==> flow/design.v <==
module debounce (
  clk,
  reset_n,
  data_in,
  data_out
);
  parameter WIDTH = 32;            
  parameter POLARITY = "HIGH";     
  parameter TIMEOUT = 50000;       
  parameter TIMEOUT_WIDTH = 16;    
  input wire clk;
  input wire reset_n;
  input wire [WIDTH-1:0] data_in;
  output wire [WIDTH-1:0] data_out;
  reg [TIMEOUT_WIDTH-1:0] counter [0:WIDTH-1];
  wire counter_reset [0:WIDTH-1];
  wire counter_enable [0:WIDTH-1];
  genvar i;
  generate for (i = 0; i < WIDTH; i = i+1)
  begin:  debounce_counter_loop
    always @ (posedge clk or negedge reset_n)
    begin
      if (reset_n == 0)
      begin
        counter[i] <= 0;
      end
      else
      begin
        if (counter_reset[i] == 1)   
        begin
          counter[i] <= 0;
        end
        else if (counter_enable[i] == 1)
        begin
          counter[i] <= counter[i] + 1'b1;
        end
      end
    end
    if (POLARITY == "HIGH")
    begin
      assign counter_reset[i] = (data_in[i] == 0);
      assign counter_enable[i] = (data_in[i] == 1) & (counter[i] < TIMEOUT);
      assign data_out[i] = (counter[i] == TIMEOUT) ? 1'b1 : 1'b0;
    end
    else
    begin
      assign counter_reset[i] = (data_in[i] == 1);
      assign counter_enable[i] = (data_in[i] == 0) & (counter[i] < TIMEOUT);
      assign data_out[i] = (counter[i] == TIMEOUT) ? 1'b0 : 1'b1;    
    end
  end  
  endgenerate
endmodule
### From RTL to reports: debounce

Tool output for the design above, in the order of the flow.
Lines are those of the file above, counted from 1.
Operators carry their Yosys type and port widths (W data, S select, Z words).
Library cell names are shortened.
The mark -- stands for no value.

| design | value |
|---|---|
| top module | debounce |
| clock | clk |
| cell library | sky130hd |
| timing corner | tt_025C_1v80 |

### Elaborated design

Counts by Yosys on the flattened word-level netlist (proc, flatten, opt, wreduce). Print and check cells are left out. Cells with the same type and inputs are merged into one.

| word-level totals | value |
|---|---|
| register bits | 512 |
| input port bits | 34 |
| output and inout port bits | 32 |
| cells after elaboration | 288 |

| cells by class | value |
|---|---|
| add/sub/neg operators | 32 |
| $lt $le $gt $ge | 32 |
| eq/ne operators | 64 |
| muxes and demuxes | 96 |
| bitwise operators | 32 |

Operators with widths:

| operator | number |
|---|---|
| $mux W16 | 64 |
| $add A16 B1 Y16 const B | 32 |
| $lt A16 B16 Y1 const B | 32 |
| $eq A16 B16 Y1 const B | 32 |
| $ne A2 B1 Y1 const B | 32 |
| $and A1 B1 Y1 | 32 |
| $mux W1 | 32 |

### Longest topological paths

Longest topological path by Yosys (ltp), each cell counted once; first at word level (registers and memories cut), then after technology mapping (sequential cells cut; the memories' decode and read muxes count).

| depth | value |
|---|---|
| depth in word-level cells | 4 |
| ABC_AREA | 0 |
| depth in mapped cells | 7 |
| mapped depth without buffers | 6 |

### Synthesis result

Yosys stat after the flow's synthesis: flattened, memories mapped to cells. It holds for the ABC_AREA given above (unset counts as 0); a run with the other value may have another netlist.

Cell types:

| type | number | total area (µm²) |
|---|---|---|
| dfrtp_1 | 512 | 1.28E+04 |
| and2_1 | 337 | 2.11E+03 |
| xor2_1 | 207 | 1.81E+03 |
| xnor2_1 | 132 | 1.16E+03 |
| nand3_1 | 211 | 1.06E+03 |
| nand2_1 | 270 | 1.01E+03 |
| ha_1 | 64 | 800.768 |
| nor3_1 | 150 | 750.72 |
| nand4_1 | 96 | 600.576 |
| nor4_1 | 91 | 569.296 |
| a21boi_0 | 75 | 563.04 |
| mux2i_1 | 55 | 550.528 |
| inv_1 | 127 | 476.707 |
| o21ai_0 | 85 | 425.408 |
| a21oi_1 | 77 | 385.37 |
| and3_1 | 60 | 375.36 |
| and4_1 | 40 | 350.336 |
| nand2b_1 | 51 | 319.056 |

Other cell types: 40; their cells: 457.

| mapped netlist | value |
|---|---|
| mapped cells | 3,097 |
| mapped area | 28,981.5 µm² |
| sequential part of the area | 12,812.3 µm² |
| mapped flip-flops | 512 |
| buffer cells | 80 |

### Worst setup path after synthesis

Path of least setup slack by OpenSTA after synthesis, without wires, with an ideal clock, recovery checks aside; 20% of the period is set as input and as output delay. Where synthesis merged equal registers, the netlist keeps one of their names.

| timing path post-synthesis | value |
|---|---|
| path type | register to output |
| start point | reg counter[29][12] |
| end point | out data_out[29] |
| clock period | 5.0 ns |
| output delay | 1.000 ns |
| time at the first pin | 0.000 ns |
| data arrival time | 1.792 ns |
| required time | 4.000 ns |
| path slack | 2.208 ns |
| delay of the path | 1.792 ns |
| stages | 4 |
| path buffers | 0 |
| synthesis period reached | 2.792 ns |

"delay of the path" is the arrival time less input delay plus setup time.
At an output port there is no setup time.
"stages": output pins that drive a net of the path, with the launching flip-flop's if there is one; two outputs of one cell count as two.
"synthesis period reached" is the clock period less the worst setup slack; recovery checks do not enter. This is arithmetic on one report: input and output delays are still those of the set period (20% each).
Between the ends stands the longest chain of elaborated cells between them, by number of cells; it is not shown to be the way that was timed. Of several equally long chains one is given.
Each line given opens the expression or statement behind the cell; cells for indexed reads and writes are added by Yosys, which also makes memories of some case tables.
At most two assigning lines are given for a register; there are more.

| between the ends, post-synthesis | value |
|---|---|
| cells stage by stage | dfrtp_1 > or4_1 > or4b_2 > nor3_1 |
| length of the longest elaborated chain | 2 |
| elaborated cells between the ends (all ways) | 2 |
| source lines of those cells | 1 |
| those cells by class | eq/ne (1); mux (1) |

Ends and longest elaborated chain, post-synthesis:

| element | line | text |
|---|---|---|
| start, declared | 15 | `reg [TIMEOUT_WIDTH-1:0] counter [0:WIDTH-1];` |
| start, assigned | 25 | `counter[i] <= 0;` |
| start, assigned | 35 | `counter[i] <= counter[i] + 1'b1;` |
| $eq A16 B16 Y1 | 43 | `assign data_out[i] = (counter[i] == TIMEOUT) ? 1'b1 : 1'b0;` |
| $mux W1 | 43 |  |
| end, declared | 14 | `output wire [WIDTH-1:0] data_out;` |

### Timing after layout

Path of least setup slack in the final report of run 1 (OpenROAD, finished layout, wires in). Where an end is a register, its clock arrival counts in the times.

| timing path post-layout | value |
|---|---|
| path type | register to output |
| start point | reg counter[29][12] |
| end point | out data_out[29] |
| clock period | 7.15 ns |
| output delay | 1.43 ns |
| time at the first pin | 0.60 ns |
| data arrival time | 2.91 ns |
| required time | 5.72 ns |
| path slack | 2.81 ns |
| stages | 5 |
| path buffers | 1 |

Between the ends stands the longest chain of elaborated cells between them, by number of cells; it is not shown to be the way that was timed. Of several equally long chains one is given.
At most two assigning lines are given for a register; there are more.

| between the ends, post-layout | value |
|---|---|
| cells stage by stage | dfrtp_1 > or4_1 > or4b_2 > nor3_1 > clkdlybuf4s50_1 |
| length of the longest elaborated chain | 2 |
| elaborated cells between the ends (all ways) | 2 |
| source lines of those cells | 1 |
| those cells by class | eq/ne (1); mux (1) |

Ends and longest elaborated chain, post-layout:

| element | line | text |
|---|---|---|
| start, declared | 15 | `reg [TIMEOUT_WIDTH-1:0] counter [0:WIDTH-1];` |
| start, assigned | 25 | `counter[i] <= 0;` |
| start, assigned | 35 | `counter[i] <= counter[i] + 1'b1;` |
| $eq A16 B16 Y1 | 43 | `assign data_out[i] = (counter[i] == TIMEOUT) ? 1'b1 : 1'b0;` |
| $mux W1 | 43 |  |
| end, declared | 14 | `output wire [WIDTH-1:0] data_out;` |

## Implementation results

Design debounce on sky130hd. What follows are 3 stored runs of the flow, each under its own settings; their order means nothing. The constraints put input and output delay at 20% of the set period each and load the outputs with 0.01 pF.
"reached clock period" is the run's clock period less its worst setup slack. It is reckoned from that one timing run; input and output delays stay at 20% of the period that was set.
By "time on the worst setup path" is meant the share of the clock period that the worst setup path is allowed (20% is reserved at inputs, 20% at outputs), minus its slack. Clock arrival times at its registers enter into it.
Among the settings, - means not set for that run.

| stored run | CAP_MARGIN | CORE_UTILIZATION | CTS_CLUSTER_DIAMETER | CTS_CLUSTER_SIZE | PLACE_DENSITY_LB_ADDON | period_ns | CORE_MARGIN | SLEW_MARGIN | CELL_PAD_IN_SITES_GLOBAL_PLACEMENT | GPL_TIMING_DRIVEN | HOLD_SLACK_MARGIN | MAX_ROUTING_LAYER | SETUP_SLACK_MARGIN | ABC_AREA | CELL_PAD_IN_SITES_DETAIL_PLACEMENT | CORE_ASPECT_RATIO | GPL_ROUTABILITY_DRIVEN | TNS_END_PERCENT | total negative slack on setup checks (ns) | area inside the die boundary (µm²) | time on the worst setup path (ns) | class of the worst setup path | worst setup slack after layout (ns) | reached clock period (ns) | utilization in the final report (%) | standard-cell area of the final layout (µm²) | area of the synthesized netlist (µm²) |
|---|---|---|---|---|---|---|---|---|---|---|---|---|---|---|---|---|---|---|---|---|---|---|---|---|---|---|---|
| run 1 | 0 | 50 | 47 | 83 | 0.04 | 7.15 | 2 | 20 | - | - | - | - | - | - | - | - | - | - | 0.000 | 59,905.0 | 2.91 | register to output | 2.810 | 4.340 | 57.8 | 33,203.1 | 28,981.5 |
| run 2 | 5 | 29 | - | - | - | 5.68 | 8 | 25 | 3 | 1 | 0.12 | met4 | 1.2 | - | - | - | - | - | 0.000 | 110,307.0 | 2.95 | register to output | 1.594 | 4.086 | 33.6 | 33,454.6 | 28,981.5 |
| run 3 | 20 | 59 | 192 | 49 | - | 5.22 | 7 | 25 | - | - | - | - | 0.28 | 0 | 0 | 0.92 | 0 | 65 | 0.000 | 55,529.2 | 2.94 | register to output | 1.238 | 3.982 | 63.5 | 30,634.4 | 28,981.5 |
